==> flow/design.v <==
`timescale 1ns / 1ps
module button_debounce(
    input clk,
    input rst,
    input button_in,
    output reg button_flag
);
    reg [1:0] sync;           
    reg stable_state;         
    reg [19:0] counter;       
    localparam DEBOUNCE_TIME = 20'd125;    
    always @(posedge clk or posedge rst) begin
        if (rst) begin
            sync <= 2'b11;
            stable_state <= 1'b1;
            button_flag <= 1'b0;
            counter <= 20'd0;
        end else begin
            sync[1] <= sync[0];
            sync[0] <= button_in;
            if (sync[0] == sync[1]) begin
                if (sync[0] != stable_state) begin
                    if (counter == DEBOUNCE_TIME) begin
                        stable_state <= sync[0];
                        if (stable_state == 1'b0) begin
                            button_flag <= 1'b1;
                        end
                    end else begin
                        counter <= counter + 1;
                    end
                end else begin
                    counter <= 0;
                    button_flag <= 1'b0;
                end
            end else begin
                counter <= 0;
            end
        end
    end
endmodule
`timescale 1ns / 1ps
    module LCD_display(
        input clk,
        input rst,
        input update,               
        input [3:0] sw_p,
        input [127:0] line1,        
        input [127:0] line2,        
        input flag_counter,
        output reg rs,
        output reg rw,
        output reg en,
        output reg [7:0] data
    );
        reg [3:0] state;
        reg [27:0] delay_counter;
        reg [4:0] char_index;  
        localparam INIT        = 4'd0;
        localparam DISPLAY_ON  = 4'd1;
        localparam CLEAR_ON    = 4'd2;
        localparam SET_CURSOR1 = 4'd3;
        localparam WRITE_LINE1 = 4'd4;
        localparam SET_CURSOR2 = 4'd5;
        localparam WRITE_LINE2 = 4'd6;
        localparam IDLE        = 4'd7;
        localparam CHECK_UPDATE = 4'd8;  
        always @(posedge clk or posedge rst) begin
            if (rst) begin
                rs <= 0; rw <= 0; en <= 0;
                data <= 8'b0;
                state <= INIT;
                delay_counter <= 0;
                char_index <= 0;
            end else begin
                delay_counter <= delay_counter + 1;
                case (state)
                    INIT: begin
                        if (delay_counter <= 5) begin
                            en <= 1; rs <= 0; rw <= 0; data <= 8'b00111000;  
                        end else if (delay_counter < 10) begin
                            en <= 0;
                        end else begin
                            delay_counter <= 0;
                            state <= DISPLAY_ON;
                        end
                    end
                    DISPLAY_ON: begin
                        if (delay_counter <= 5) begin
                            en <= 1; rs <= 0; rw <= 0; data <= 8'b00001100;  
                        end else if (delay_counter < 10) begin
                            en <= 0;
                        end else begin
                            delay_counter <= 0;
                            state <= CLEAR_ON;
                        end
                    end
                    CLEAR_ON: begin
                        if (delay_counter <= 5) begin
                            en <= 1; rs <= 0; rw <= 0; data <= 8'b00000001;  
                        end else if (delay_counter < 10) begin
                            en <= 0;
                        end else begin
                            delay_counter <= 0;
                            state <= SET_CURSOR1;
                        end
                    end
                    SET_CURSOR1: begin
                        if (delay_counter <= 5) begin
                            en <= 1; rs <= 0; rw <= 0; data <= 8'b10000000;  
                        end else if (delay_counter < 10) begin
                            en <= 0;
                        end else begin
                            delay_counter <= 0;
                            state <= WRITE_LINE1;
                        end
                    end
                    WRITE_LINE1: begin
                        if (char_index < 16) begin
                            if (delay_counter <= 5) begin
                                en <= 1; rs <= 1; rw <= 0; data <= (line1 >> (8 * (15 - char_index))) & 8'hFF;  
                            end else if (delay_counter < 10) begin
                                en <= 0;
                            end else begin
                                delay_counter <= 0;
                                char_index <= char_index + 1;
                            end
                        end else begin
                            delay_counter <= 0;
                            char_index <= 0;
                            state <= SET_CURSOR2;
                        end
                    end
                    SET_CURSOR2: begin
                        if (delay_counter <= 5) begin
                            en <= 1; rs <= 0; rw <= 0; data <= 8'b11000000;  
                        end else if (delay_counter < 10) begin
                            en <= 0;
                        end else begin
                            delay_counter <= 0;
                            state <= WRITE_LINE2;
                        end
                    end
                    WRITE_LINE2: begin
                        if (char_index < 16) begin
                            if (delay_counter <= 5) begin
                                en <= 1; rs <= 1; rw <= 0; data <= (line2 >> (8 * (15 - char_index))) & 8'hFF;  
                            end else if (delay_counter < 10) begin
                                en <= 0;
                            end else begin
                                delay_counter <= 0;
                                char_index <= char_index + 1;
                            end
                        end else begin
                            delay_counter <= 0;
                            char_index <= 0;
                            state <= IDLE;
                        end
                    end
                    IDLE: begin
                        en <= 0;
                        if (update || sw_p[0] || sw_p[1] || sw_p[2] || sw_p[3]) begin
                            state <= CHECK_UPDATE;
                            delay_counter <= 0;
                        end
                        else if (!update || !sw_p[0] || !sw_p[2] || !sw_p[3]) begin
                            state <= CHECK_UPDATE;
                            delay_counter <= 0;
                        end
                    end
                    CHECK_UPDATE: begin
                       if(delay_counter >= 1250) begin
                         state <= CLEAR_ON;
                         delay_counter <= 0;
                        end
                    end
                endcase
            end
        end
    endmodule
`timescale 1ns / 1ps
module top_button_handler(
    input wire clk,
    input wire rst,
    input wire [3:0] btn,                
    input wire [3:0] sw_p,               
    input wire sw_au,                    
    input wire update_money,
    output reg [3:0] seg_0_data,         
    output reg [3:0] seg_1_data,         
    output reg [3:0] seg_2_data,         
    output reg [3:0] seg_3_data,          
    output wire rs, rw, en,
    output reg [3:0] led,
    output wire [7:0] data
);
    localparam SHOW_TIME = 62500;        
    localparam SHOW_STEP = 12500;        
    reg [7:0] product_count_ready[4:0];  
    reg [7:0] money;                
    reg [7:0] price[4:0];               
    reg [7:0] price_to_pay;                
    reg [7:0] unit;                
    reg [7:0] dozen;                
    reg [7:0] product_count_current;       
    reg [7:0] selected_product;            
    reg [3:0] flag_led;
    integer i;                           
    reg [127:0] lcd_line1;               
    reg [127:0] lcd_line2;                
    reg [31:0] counter;
    reg [1:0] flag_counter;
    reg [7:0] count_down;
    reg [7:0] pcc_n;                     
    reg [7:0] ptp_n;                     
    reg [7:0] unit_n;
    reg [7:0] dozen_n;
    reg [7:0] pcr_n;                     
    wire btn0_flag, btn1_flag, btn2_flag, btn3_flag;
    button_debounce db0 (.clk(clk), .rst(rst), .button_in(btn[0]), .button_flag(btn0_flag));
    button_debounce db1 (.clk(clk), .rst(rst), .button_in(btn[1]), .button_flag(btn1_flag));
    button_debounce db2 (.clk(clk), .rst(rst), .button_in(btn[2]), .button_flag(btn2_flag));
    button_debounce db3 (.clk(clk), .rst(rst), .button_in(btn[3]), .button_flag(btn3_flag));
    LCD_display lcd_inst (
        .clk(clk),
        .rst(rst),
        .line1(lcd_line1),
        .line2(lcd_line2),
        .rs(rs),
        .rw(rw),
        .en(en),
        .data(data),
        .update(sw_au),
        .sw_p(sw_p),
        .flag_counter(flag_counter[0])
    );
    always @(posedge clk) begin
        case (sw_p)
            4'b0001: begin
                selected_product <= 8'd0;  
                flag_led <= 4'b0001;
            end
            4'b0010: begin
                selected_product <= 8'd1;  
                flag_led <= 4'b0010;
            end
            4'b0100: begin
                selected_product <= 8'd2;  
                flag_led <= 4'b0100;
            end
            4'b1000: begin
                selected_product <= 8'd3;  
                flag_led <= 4'b1000;
            end
            4'b0000: begin
                selected_product <= 8'd4;
                flag_led <= 4'b0000;
            end
            default: begin
                selected_product <= 8'd5;  
                flag_led <= 4'b0000;
            end
        endcase
    end
    always @(posedge clk or posedge rst) begin
        if (rst) begin
            money <= 8'd0;
            price[0] <= 8'd0;  
            price[1] <= 8'd0;  
            price[2] <= 8'd0;  
            price[3] <= 8'd0;  
            price[4] <= 8'd0;  
            counter <= 32'd0;
            flag_counter <= 2'd0;
            product_count_current <= 8'd0;
            price_to_pay <= 8'd0;
            count_down <= 8'd0;
            unit <= 8'd0;
            dozen <= 8'd0;
            for (i = 0; i <= 4; i = i + 1) begin
                product_count_ready[i] <= 8'd0;  
            end
            lcd_line1 <= 128'd0;
            lcd_line2 <= 128'd0;
            seg_0_data <= 4'd0;
            seg_1_data <= 4'd0;
            seg_2_data <= 4'd0;
            seg_3_data <= 4'd0;
            led <= 4'd0;
            pcc_n = 8'd0;
            ptp_n = 8'd0;
            unit_n = 8'd0;
            dozen_n = 8'd0;
            pcr_n = 8'd0;
        end else begin
            pcc_n = product_count_current;
            ptp_n = price_to_pay;
            unit_n = unit;
            dozen_n = dozen;
            pcr_n = 8'd0;
            seg_0_data <= money % 10;
            seg_1_data <= (money / 10) % 10;
            seg_2_data <= (money / 100) % 10;
            seg_3_data <= (money / 1000) % 10;
            if (sw_au == 0) begin
                if (selected_product != 4 && selected_product != 5) begin
                    pcr_n = product_count_ready[selected_product];
                    if(flag_counter == 1) begin
                         lcd_line1 <= {8'h20, 8'h20, 8'h20, 8'h20, 8'h53, 8'h55, 8'h43, 8'h43, 8'h45, 8'h53, 8'h53, 8'h21, 8'h20, 8'h20, 8'h20, 8'h20};
                         lcd_line2 <= {8'h20, 8'h20, 8'h20, 8'h20, 8'h20, 8'h20, 8'h20, 8'h36 - count_down, 8'h20, 8'h20, 8'h20, 8'h20, 8'h20, 8'h20, 8'h20, 8'h20};
                         if(counter < SHOW_TIME) begin
                            if (counter % SHOW_STEP == 0) begin
                                count_down <= count_down + 1;
                                if (led != 4'b0000)
                                    led <= 4'b0000;
                                else led <= flag_led;
                            end
                            counter <= counter + 1;
                         end else begin
                            counter <= 0;
                            flag_counter <= 0;
                            count_down <= 0;
                            led <= 4'b0000;
                         end
                    end else if (flag_counter == 2) begin
                        lcd_line1 <= {8'h4E, 8'h4F, 8'h54, 8'h20, 8'h45, 8'h4E, 8'h4F, 8'h55, 8'h47, 8'h48, 8'h20, 8'h4D, 8'h4F, 8'h4E, 8'h45, 8'h59};
                        lcd_line2 <= {8'h20, 8'h20, 8'h20, 8'h20, 8'h20, 8'h20, 8'h20, 8'h36 - count_down, 8'h20, 8'h20, 8'h20, 8'h20, 8'h20, 8'h20, 8'h20, 8'h20};
                        if(counter < SHOW_TIME) begin
                             if (counter % SHOW_STEP == 0)
                               count_down <= count_down + 1;
                            counter <= counter + 1;
                         end else begin
                            counter <= 0;
                            flag_counter <= 0;
                            count_down <= 0;
                         end
                       end
                    if (btn0_flag) begin
                        if (pcc_n < 9 && pcc_n < pcr_n)
                            pcc_n = pcc_n + 1;
                        ptp_n = price[selected_product] * pcc_n;
                        unit_n = ptp_n % 10;
                        dozen_n = ptp_n / 10;
                    end
                    if (btn1_flag) begin
                        if (pcc_n > 0)
                            pcc_n = pcc_n - 1;
                        ptp_n = price[selected_product] * pcc_n;
                        unit_n = ptp_n % 10;
                        dozen_n = ptp_n / 10;
                    end
                    if (btn2_flag && pcr_n > 0) begin
                         if (money >= ptp_n && pcc_n > 0) begin
                             money <= money - ptp_n;
                             pcr_n = pcr_n - pcc_n;
                             product_count_ready[selected_product] <= pcr_n;
                             pcc_n = 0;
                             ptp_n = 0;
                             unit_n = 0;
                             dozen_n = 0;
                             flag_counter <= 1;
                         end
                         else if (pcc_n > 0) flag_counter <= 2;
                    end
                    if (flag_counter == 0) begin
                        lcd_line1 <= {8'h52, 8'h65, 8'h61, 8'h64, 8'h79, 8'h3A, 8'h30 + pcr_n,   
                                     8'h20, 8'h50, 8'h72, 8'h69, 8'h63, 8'h65, 8'h3A, 8'h30 + price[selected_product], 8'h20};   
                        if (ptp_n < 10) begin
                            lcd_line2 <= {8'h43, 8'h6F, 8'h75, 8'h6E, 8'h74, 8'h3A, 8'h30 + pcc_n,   
                                        8'h20, 8'h50, 8'h72, 8'h69, 8'h63, 8'h65, 8'h3A, 8'h30 + ptp_n, 8'h20};   
                        end
                        else begin
                            lcd_line2 <= {8'h43, 8'h6F, 8'h75, 8'h6E, 8'h74, 8'h3A, 8'h30 + pcc_n,   
                                        8'h20, 8'h50, 8'h72, 8'h69, 8'h63, 8'h65, 8'h3A, 8'h30 + dozen_n , 8'h30 + unit_n};   
                        end
                    end
                end
                else if(selected_product == 4) begin  
                    if (btn0_flag && money < 9995) money <= money + 5;
                    if (btn1_flag && money < 9990) money <= money + 10;
                    if (btn2_flag) money <= 0;
                    lcd_line1 <= {8'h50, 8'h31, 8'h3A, 8'h30 + price[0], 8'h24, 8'h5F, 8'h30 + product_count_ready[0],  
                                 8'h20, 8'h20,
                                 8'h50, 8'h32, 8'h3A, 8'h30 + price[1], 8'h24, 8'h5F, 8'h30 + product_count_ready[1]};   
                    lcd_line2 <= {8'h50, 8'h33, 8'h3A, 8'h30 + price[2], 8'h24, 8'h5F, 8'h30 + product_count_ready[2],  
                                 8'h20, 8'h20,
                                 8'h50, 8'h34, 8'h3A, 8'h30 + price[3], 8'h24, 8'h5F, 8'h30 + product_count_ready[3]};   
                end
                else if(selected_product == 5) begin  
                    lcd_line1 <= {8'h4F, 8'h4E, 8'h4C, 8'h59, 8'h5F, 8'h31, 8'h5F, 8'h53, 8'h57, 8'h49, 8'h54, 8'h43, 8'h48, 8'h5F, 8'h4F, 8'h4E};
                    lcd_line2 <= {8'h20, 8'h20, 8'h20, 8'h20, 8'h20, 8'h20, 8'h20,
                                 8'h20, 8'h20, 8'h20, 8'h20, 8'h20, 8'h20, 8'h20, 8'h20, 8'h20};
                end
            end else begin
                 pcc_n = 8'd0;
                 ptp_n = 8'd0;
                if (selected_product != 4 && selected_product != 5) begin
                    if (btn0_flag) begin
                        if (price[selected_product] < 9)
                            price[selected_product] <= price[selected_product] + 1;
                    end
                    else if (btn1_flag) begin
                         if (price[selected_product] > 1)
                            price[selected_product] <= price[selected_product] - 1;
                    end
                    else if (btn2_flag) begin
                        if (product_count_ready[selected_product] < 9) begin
                            product_count_ready[selected_product] <= product_count_ready[selected_product] + 1;
                        end
                    end
                    else if (btn3_flag) begin
                        price[selected_product] <= 0;
                        product_count_ready[selected_product] <= 0;
                    end
                    lcd_line1 <= {8'h20, 8'h20, 8'h41, 8'h44, 8'h4D, 8'h49, 8'h4E, 8'h20, 8'h4D, 8'h4F, 8'h44, 8'h45, 8'h20, 8'h31 + selected_product, 8'h20, 8'h20};
                    lcd_line2 <= {8'h50, 8'h72, 8'h69, 8'h63, 8'h65, 8'h3A, 8'h30 + price[selected_product], 8'h24,  
                                  8'h20, 8'h20, 8'h20,  
                                  8'h4E, 8'h75, 8'h6D, 8'h3A, 8'h30 + product_count_ready[selected_product]};  
                end
                 else begin
                     lcd_line1 <= {8'h20, 8'h20, 8'h41, 8'h44, 8'h4D, 8'h49, 8'h4E,
                                   8'h20, 8'h4D, 8'h4F, 8'h44, 8'h45, 8'h20, 8'h20, 8'h20, 8'h20};
                     lcd_line2 <= {8'h20, 8'h20, 8'h20, 8'h20, 8'h20, 8'h20, 8'h20,
                                   8'h20, 8'h20, 8'h20, 8'h20, 8'h20, 8'h20, 8'h20, 8'h20, 8'h20};
                 end
            end
            product_count_current <= pcc_n;
            price_to_pay <= ptp_n;
            unit <= unit_n;
            dozen <= dozen_n;
        end
    end
endmodule
Wiki page: top_button_handler / tool data

## From RTL to reports: top_button_handler

Each step is given for the RTL above and for the edited RTL.
"original" refers to lines of the RTL above, "edited" to lines of the edited file.
"difference" is "edited" less "original", of the values as shown.
Library cell names are shortened.
The mark -- stands for no value.

| design | value |
|---|---|
| top module | top_button_handler |
| clock port | clk |
| cell library | sky130hd |
| corner | tt_025C_1v80 |

## Diff

The edit as a unified diff against the file above.
The edited RTL no longer does the same as the RTL above: the edit was made by script, with no optimisation intended.

```diff
@@ -282,5 +282,4 @@
             lcd_line1 <= 128'd0;
             lcd_line2 <= 128'd0;
-            seg_0_data <= 4'd0;
             seg_1_data <= 4'd0;
             seg_2_data <= 4'd0;
@@ -298,5 +297,4 @@
             dozen_n = dozen;
             pcr_n = 8'd0;
-            seg_0_data <= money % 10;
             seg_1_data <= (money / 10) % 10;
             seg_2_data <= (money / 100) % 10;
@@ -430,3 +428,4 @@
         end
     end
+    always @(*) seg_0_data = money % 10;
 endmodule
```

## Word-level counts

Counts by Yosys on the flattened word-level netlist (proc, flatten, opt, wreduce). Print and check cells are left out.

Bit counts:

| what | original | edited | difference |
|---|---|---|---|
| register bits after elaboration | 589 | 585 | -4 |
| input bits | 12 | 12 | 0 |
| output and inout bits | 31 | 31 | 0 |
| word-level cells | 601 | 600 | -1 |

Operators by class:

| what | original | edited | difference |
|---|---|---|---|
| add/subtract/negate cells | 36 | 36 | 0 |
| $mul | 2 | 2 | 0 |
| divide/modulo/power cells | 12 | 12 | 0 |
| magnitude comparators | 17 | 17 | 0 |
| eq/ne operators | 100 | 100 | 0 |
| shifts and indexed selects | 2 | 2 | 0 |
| multiplexer cells | 300 | 300 | 0 |
| bitwise gates (word level) | 1 | 1 | 0 |
| reduce/logical cells | 81 | 81 | 0 |

Operator kinds equal on both sides are left out: 91.

## Longest topological paths

Depth = most cells in a row (Yosys ltp): at word level without a register or memory, in the mapped netlist without a sequential cell, where the memories' decode and read muxes count.

Depth:

| what | original | edited | difference |
|---|---|---|---|
| depth in word-level cells | 33 | 33 | 0 |
| ABC_AREA | 0 | 0 | -- |
| mapped depth | 80 | 78 | -2 |
| gate-level depth less buffers | 67 | 70 | +3 |

## Netlist

The flow's flattened synthesis, as Yosys stat reports it; memories are mapped. The netlist is that of the ABC_AREA named above (0 if unset); the other value can give another one.

Mapped netlist:

| what | original | edited | difference |
|---|---|---|---|
| cells in the netlist | 4,642 | 4,715 | +73 |
| cell area after synthesis (µm²) | 38,245.4 | 39,207.6 | +962.2 |
| flip-flop cells | 474 | 470 | -4 |
| buffer cells | 257 | 278 | +21 |

Cell types:

| cell | original | edited | difference |
|---|---|---|---|
| o21ai_0 | 281 | 331 | +50 |
| nand2_1 | 484 | 451 | -33 |
| nor3_1 | 90 | 112 | +22 |
| clkbuf_1 | 205 | 186 | -19 |
| o211ai_1 | 56 | 37 | -19 |
| buf_6 | 3 | 22 | +19 |
| nand3_1 | 125 | 143 | +18 |
| and2_1 | 52 | 37 | -15 |
| or2_2 | 29 | 43 | +14 |
| clkbuf_8 | 0 | 14 | +14 |
| nor2_1 | 547 | 534 | -13 |
| a211oi_1 | 35 | 47 | +12 |
| mux2i_1 | 104 | 93 | -11 |
| and2_2 | 0 | 11 | +11 |
| a31oi_1 | 64 | 54 | -10 |
| buf_4 | 10 | 20 | +10 |
| xnor2_1 | 202 | 193 | -9 |
| inv_1 | 173 | 164 | -9 |

Cell types equal on both sides are left out: 20.
Not every row of either side is listed.
The figures by module come from a second, unflattened synthesis with its own total; it is not the netlist above.

Second synthesis, totals:

| what | original | edited | difference |
|---|---|---|---|
| cells (unflattened synthesis) | 4,888 | 4,767 | -121 |
| area total of the unflattened synthesis (µm²) | 41,110.7 | 40,048.4 | -1,062.3 |

Each row is one instance without its submodules.

Modules, original:

| module | instances | cells | area (µm²) | seq. area (µm²) |
|---|---|---|---|---|
| top_button_handler | 1 | 3,921 | 31,179.9 | 8,097.8 |
| button_debounce | 4 | 127 | 1,287.5 | 604.3 |
| LCD_display | 1 | 459 | 4,780.8 | 1,302.5 |

Modules, edited:

| module | instances | cells | area (µm²) | seq. area (µm²) |
|---|---|---|---|---|
| top_button_handler | 1 | 3,800 | 30,117.6 | 7,997.7 |
| button_debounce | 4 | 127 | 1,287.5 | 604.3 |
| LCD_display | 1 | 459 | 4,780.8 | 1,302.5 |

## Worst setup path after synthesis

OpenSTA on the mapped netlist: ideal clock, no wires. The path of least setup slack (recovery checks aside). Input and output delay are each 20% of the period. Register names are those of the netlist, which keeps one name where synthesis merged equal registers.

Path post-synthesis:

| what | original | edited | difference |
|---|---|---|---|
| kind | register to register | register to register | -- |
| start point | register counter[29] | register counter[29] | -- |
| end point | register count_down[4] | register count_down[7] | -- |
| period (ns) | 22.0 | 22.0 | 0.0 |
| time at the first pin (ns) | 0.000 | 0.000 | 0.000 |
| arrival (ns) | 17.814 | 18.096 | +0.282 |
| data required time (ns) | 21.922 | 21.923 | +0.001 |
| slack (ns) | 4.108 | 3.826 | -0.282 |
| path delay (ns) | 17.892 | 18.173 | +0.281 |
| stages | 74 | 68 | -6 |
| path buffers | 10 | 7 | -3 |
| period reached after synthesis (ns) | 17.892 | 18.174 | +0.282 |

"path delay" = arrival - input delay + setup time.
"stages" counts driving pins, that of a launching flip-flop among them; a cell with two outputs on the path counts twice.
"period reached after synthesis" = period - worst setup slack (recovery checks aside). The figure is calculated, with input and output delays left at 20% of the set period.
The rows between start and end are the longest chain of elaborated cells between them; the timing report does not say that the signal goes this way. Where chains are equally long, one stands for them.
A line is the first line of the expression or statement that the cell stems from. Yosys adds cells for indexed reads and writes and turns some case tables into memories.
A register here has more assigning lines than the two given.

| between the ends, post-synthesis, original | value |
|---|---|
| cells stage by stage | dfrtp_1 buf_2 nor4_4 o21a_1 buf_4 o211a_4 nand4_4 a211oi_2 mux2_2 o211ai_2 buf_4 o21ai_2 mux2_2 o31ai_4 o21ai_2 or3_1 and3_1 a31oi_2 [... 38 more ...] mux2_2 o31ai_2 o21ai_1 a31oi_1 xnor2_1 a31oi_2 nor2_1 a21oi_2 mux2i_1 xnor2_1 a2111o_1 o22a_1 o22ai_1 o2111a_2 a21oi_1 buf_6 or4_1 a21oi_1 |
| cells in the longest elaborated chain | 6 |
| elaborated cells on any way between the ends | 7 |
| those cells by class | 1 x div; 1 x compare; 4 x mux; 1 x reduce/logical |

Ends and longest elaborated chain, post-synthesis, original:

| what | RTL line | source |
|---|---|---|
| start: declaration | 210 | `reg [31:0] counter;` |
| start: assignment | 317 | `counter <= counter + 1;` |
| start: assignment | 330 | `counter <= counter + 1;` |
| remainder unit 32 x 14 -> 32 bit | 328 | `if (counter % SHOW_STEP == 0)` |
| zero test 32 bit | 328 |  |
| two-way mux 8 bit | 328 |  |
| two-way mux 8 bit | 327 | `if(counter < SHOW_TIME) begin` |
| two-way mux 8 bit | 324 | `end else if (flag_counter == 2) begin` |
| two-way mux 8 bit | 307 | `if(flag_counter == 1) begin` |
| end: assignment | 312 | `count_down <= count_down + 1;` |
| end: assignment | 329 | `count_down <= count_down + 1;` |
| end: declaration | 212 | `reg [7:0] count_down;` |

| between the ends, post-synthesis, edited | value |
|---|---|
| cells stage by stage | dfrtp_1 buf_6 or4_4 buf_6 a211oi_2 nor3_1 or4_4 xnor2_2 nor2_2 a21oi_2 mux2_2 o21a_4 o21ai_4 mux2i_4 a31oi_4 o21ai_4 mux2i_4 o211ai_1 [... 32 more ...] a21o_1 a41o_1 or3_4 a221oi_4 nor2_1 a311oi_1 xor2_1 or3_1 buf_2 o21a_1 buf_4 a221oi_4 a221oi_2 or4_1 a221o_1 o31a_1 or4_1 a21oi_1 |
| cells in the longest elaborated chain | 6 |
| elaborated cells on any way between the ends | 7 |
| those cells by class | 1 x div; 1 x compare; 4 x mux; 1 x reduce/logical |

Ends and longest elaborated chain, post-synthesis, edited:

| what | RTL line | source |
|---|---|---|
| start: declaration | 210 | `reg [31:0] counter;` |
| start: assignment | 315 | `counter <= counter + 1;` |
| start: assignment | 328 | `counter <= counter + 1;` |
| remainder unit 32 x 14 -> 32 bit | 326 | `if (counter % SHOW_STEP == 0)` |
| zero test 32 bit | 326 |  |
| two-way mux 8 bit | 326 |  |
| two-way mux 8 bit | 325 | `if(counter < SHOW_TIME) begin` |
| two-way mux 8 bit | 322 | `end else if (flag_counter == 2) begin` |
| two-way mux 8 bit | 305 | `if(flag_counter == 1) begin` |
| end: assignment | 310 | `count_down <= count_down + 1;` |
| end: assignment | 327 | `count_down <= count_down + 1;` |
| end: declaration | 212 | `reg [7:0] count_down;` |

## Worst path after layout

From the final timing report of each run of pair 1: the path of least setup slack in the routed layout; clock arrival at registers is part of the times.

Path after layout:

| what | original | edited | difference |
|---|---|---|---|
| kind | register to register | register to register | -- |
| start point | register counter[25] | register counter[21] | -- |
| end point | register count_down[6] | register count_down[4] | -- |
| period (ns) | 21.0 | 21.0 | 0.0 |
| time at the first pin (ns) | 0.62 | 0.63 | +0.01 |
| arrival (ns) | 20.33 | 20.25 | -0.08 |
| data required time (ns) | 21.55 | 21.55 | 0.00 |
| slack (ns) | 1.22 | 1.31 | +0.09 |
| stages | 73 | 65 | -8 |
| path buffers | 9 | 4 | -5 |

The rows between start and end are the longest chain of elaborated cells between them; the timing report does not say that the signal goes this way. Where chains are equally long, one stands for them.
A register here has more assigning lines than the two given.

| between the ends, after layout, original | value |
|---|---|
| cells stage by stage | dfrtp_1 o211ai_2 o21a_2 o311ai_2 nand4_4 a211oi_4 mux2_2 o211ai_4 o211ai_2 xnor2_1 buf_4 o31ai_4 o221ai_1 a22oi_1 nor2_1 buf_4 a31oi_2 or4b_4 [... 37 more ...] a31oi_1 o2111ai_1 o221a_2 a22oi_1 o31ai_2 nand3_2 a21oi_1 buf_4 o311a_1 nand2_1 a2111o_1 o22a_1 o22ai_1 o2111a_2 a21oi_1 buf_4 or4_1 a21oi_1 |
| cells in the longest elaborated chain | 6 |
| elaborated cells on any way between the ends | 7 |
| those cells by class | 1 x div; 1 x compare; 4 x mux; 1 x reduce/logical |

Ends and longest elaborated chain, after layout, original:

| what | RTL line | source |
|---|---|---|
| start: declaration | 210 | `reg [31:0] counter;` |
| start: assignment | 317 | `counter <= counter + 1;` |
| start: assignment | 330 | `counter <= counter + 1;` |
| remainder unit 32 x 14 -> 32 bit | 328 | `if (counter % SHOW_STEP == 0)` |
| zero test 32 bit | 328 |  |
| two-way mux 8 bit | 328 |  |
| two-way mux 8 bit | 327 | `if(counter < SHOW_TIME) begin` |
| two-way mux 8 bit | 324 | `end else if (flag_counter == 2) begin` |
| two-way mux 8 bit | 307 | `if(flag_counter == 1) begin` |
| end: assignment | 312 | `count_down <= count_down + 1;` |
| end: assignment | 329 | `count_down <= count_down + 1;` |
| end: declaration | 212 | `reg [7:0] count_down;` |

| between the ends, after layout, edited | value |
|---|---|
| cells stage by stage | dfrtp_1 o211a_1 a2bb2oi_1 and2_1 nor3_1 a2111oi_2 o21a_2 nand3_2 a21oi_2 mux2_2 o21a_4 o21ai_4 mux2i_4 a31oi_4 o21ai_4 mux2i_1 a21oi_1 o31a_1 [... 29 more ...] a31oi_1 o21ai_1 a2111oi_1 mux2_2 a221oi_4 nor2_1 buf_4 mux2_2 or3_1 buf_4 a21boi_0 o211a_1 a221oi_2 or4_1 a221o_1 or3_1 or4_1 nand3_1 |
| cells in the longest elaborated chain | 6 |
| elaborated cells on any way between the ends | 7 |
| those cells by class | 1 x div; 1 x compare; 4 x mux; 1 x reduce/logical |

Ends and longest elaborated chain, after layout, edited:

| what | RTL line | source |
|---|---|---|
| start: declaration | 210 | `reg [31:0] counter;` |
| start: assignment | 315 | `counter <= counter + 1;` |
| start: assignment | 328 | `counter <= counter + 1;` |
| remainder unit 32 x 14 -> 32 bit | 326 | `if (counter % SHOW_STEP == 0)` |
| zero test 32 bit | 326 |  |
| two-way mux 8 bit | 326 |  |
| two-way mux 8 bit | 325 | `if(counter < SHOW_TIME) begin` |
| two-way mux 8 bit | 322 | `end else if (flag_counter == 2) begin` |
| two-way mux 8 bit | 305 | `if(flag_counter == 1) begin` |
| end: assignment | 310 | `count_down <= count_down + 1;` |
| end: assignment | 327 | `count_down <= count_down + 1;` |
| end: declaration | 212 | `reg [7:0] count_down;` |

## Measured runs

Runs of the flow (Yosys, OpenROAD) on both versions; the two runs of a pair have the same settings. The constraints put input and output delay at 20% of the set period each and load the outputs with 0.01 pF.

| settings, pair 1 | value |
|---|---|
| period_ns | 21.0 |
| CAP_MARGIN | 20 |
| CORE_MARGIN | 2 |
| CORE_UTILIZATION | 40 |
| SLEW_MARGIN | 20 |

Measured results, pair 1:

| what | original | edited | difference |
|---|---|---|---|
| chip area in the Yosys report (µm²) | 38,245.4 | 39,207.6 | +962.2 |
| die size (µm²) | 98,103.6 | 100,540.0 | +2,436.4 |
| standard-cell area after routing (µm²) | 42,442.0 | 42,533.3 | +91.3 |
| utilization after layout | 0.447 | 0.439 | -0.008 |
| worst setup slack after layout (ns) | 1.220 | 1.307 | +0.087 |
| setup total negative slack (ns) | 0.000 | 0.000 | 0.000 |
| worst hold slack in the final report (ns) | 0.379 | 0.373 | -0.006 |
| power consumption (W) | 0.002589 | 0.002716 | +0.000127 |
| period achieved (ns) | 19.780 | 19.693 | -0.087 |

| settings, pair 2 | value |
|---|---|
| CORE_ASPECT_RATIO | 0.72 |
| CORE_MARGIN | 2 |
| CORE_UTILIZATION | 19 |
| CTS_CLUSTER_DIAMETER | 333 |
| CTS_CLUSTER_SIZE | 92 |
| GPL_ROUTABILITY_DRIVEN | 0 |
| PLACE_DENSITY_LB_ADDON | 0.28 |
| SLEW_MARGIN | 25 |
| TNS_END_PERCENT | 20 |
| period_ns | 14.8 |
| CAP_MARGIN | 20 |

Measured results, pair 2:

| what | original | edited | difference |
|---|---|---|---|
| chip area in the Yosys report (µm²) | 38,245.4 | 39,207.6 | +962.2 |
| die size (µm²) | 204,944.0 | 210,055.0 | +5,111.0 |
| standard-cell area after routing (µm²) | 49,075.8 | 49,536.3 | +460.5 |
| utilization after layout | 0.246 | 0.241 | -0.005 |
| worst setup slack after layout (ns) | -3.148 | -2.709 | +0.439 |
| setup total negative slack (ns) | -36.416 | -31.673 | +4.743 |
| worst hold slack in the final report (ns) | 0.392 | 0.397 | +0.005 |
| power consumption (W) | 0.002856 | 0.003071 | +0.000215 |
| period achieved (ns) | 17.948 | 17.509 | -0.439 |

"period achieved": clock period set for the run, less the worst setup slack. It is reckoned from that one timing run; input and output delays stay at 20% of the period that was set.
By "power consumption" is meant OpenSTA's value without simulated activity: inputs other than the clock are taken to toggle once in ten clock periods, and the tool carries that through the logic.
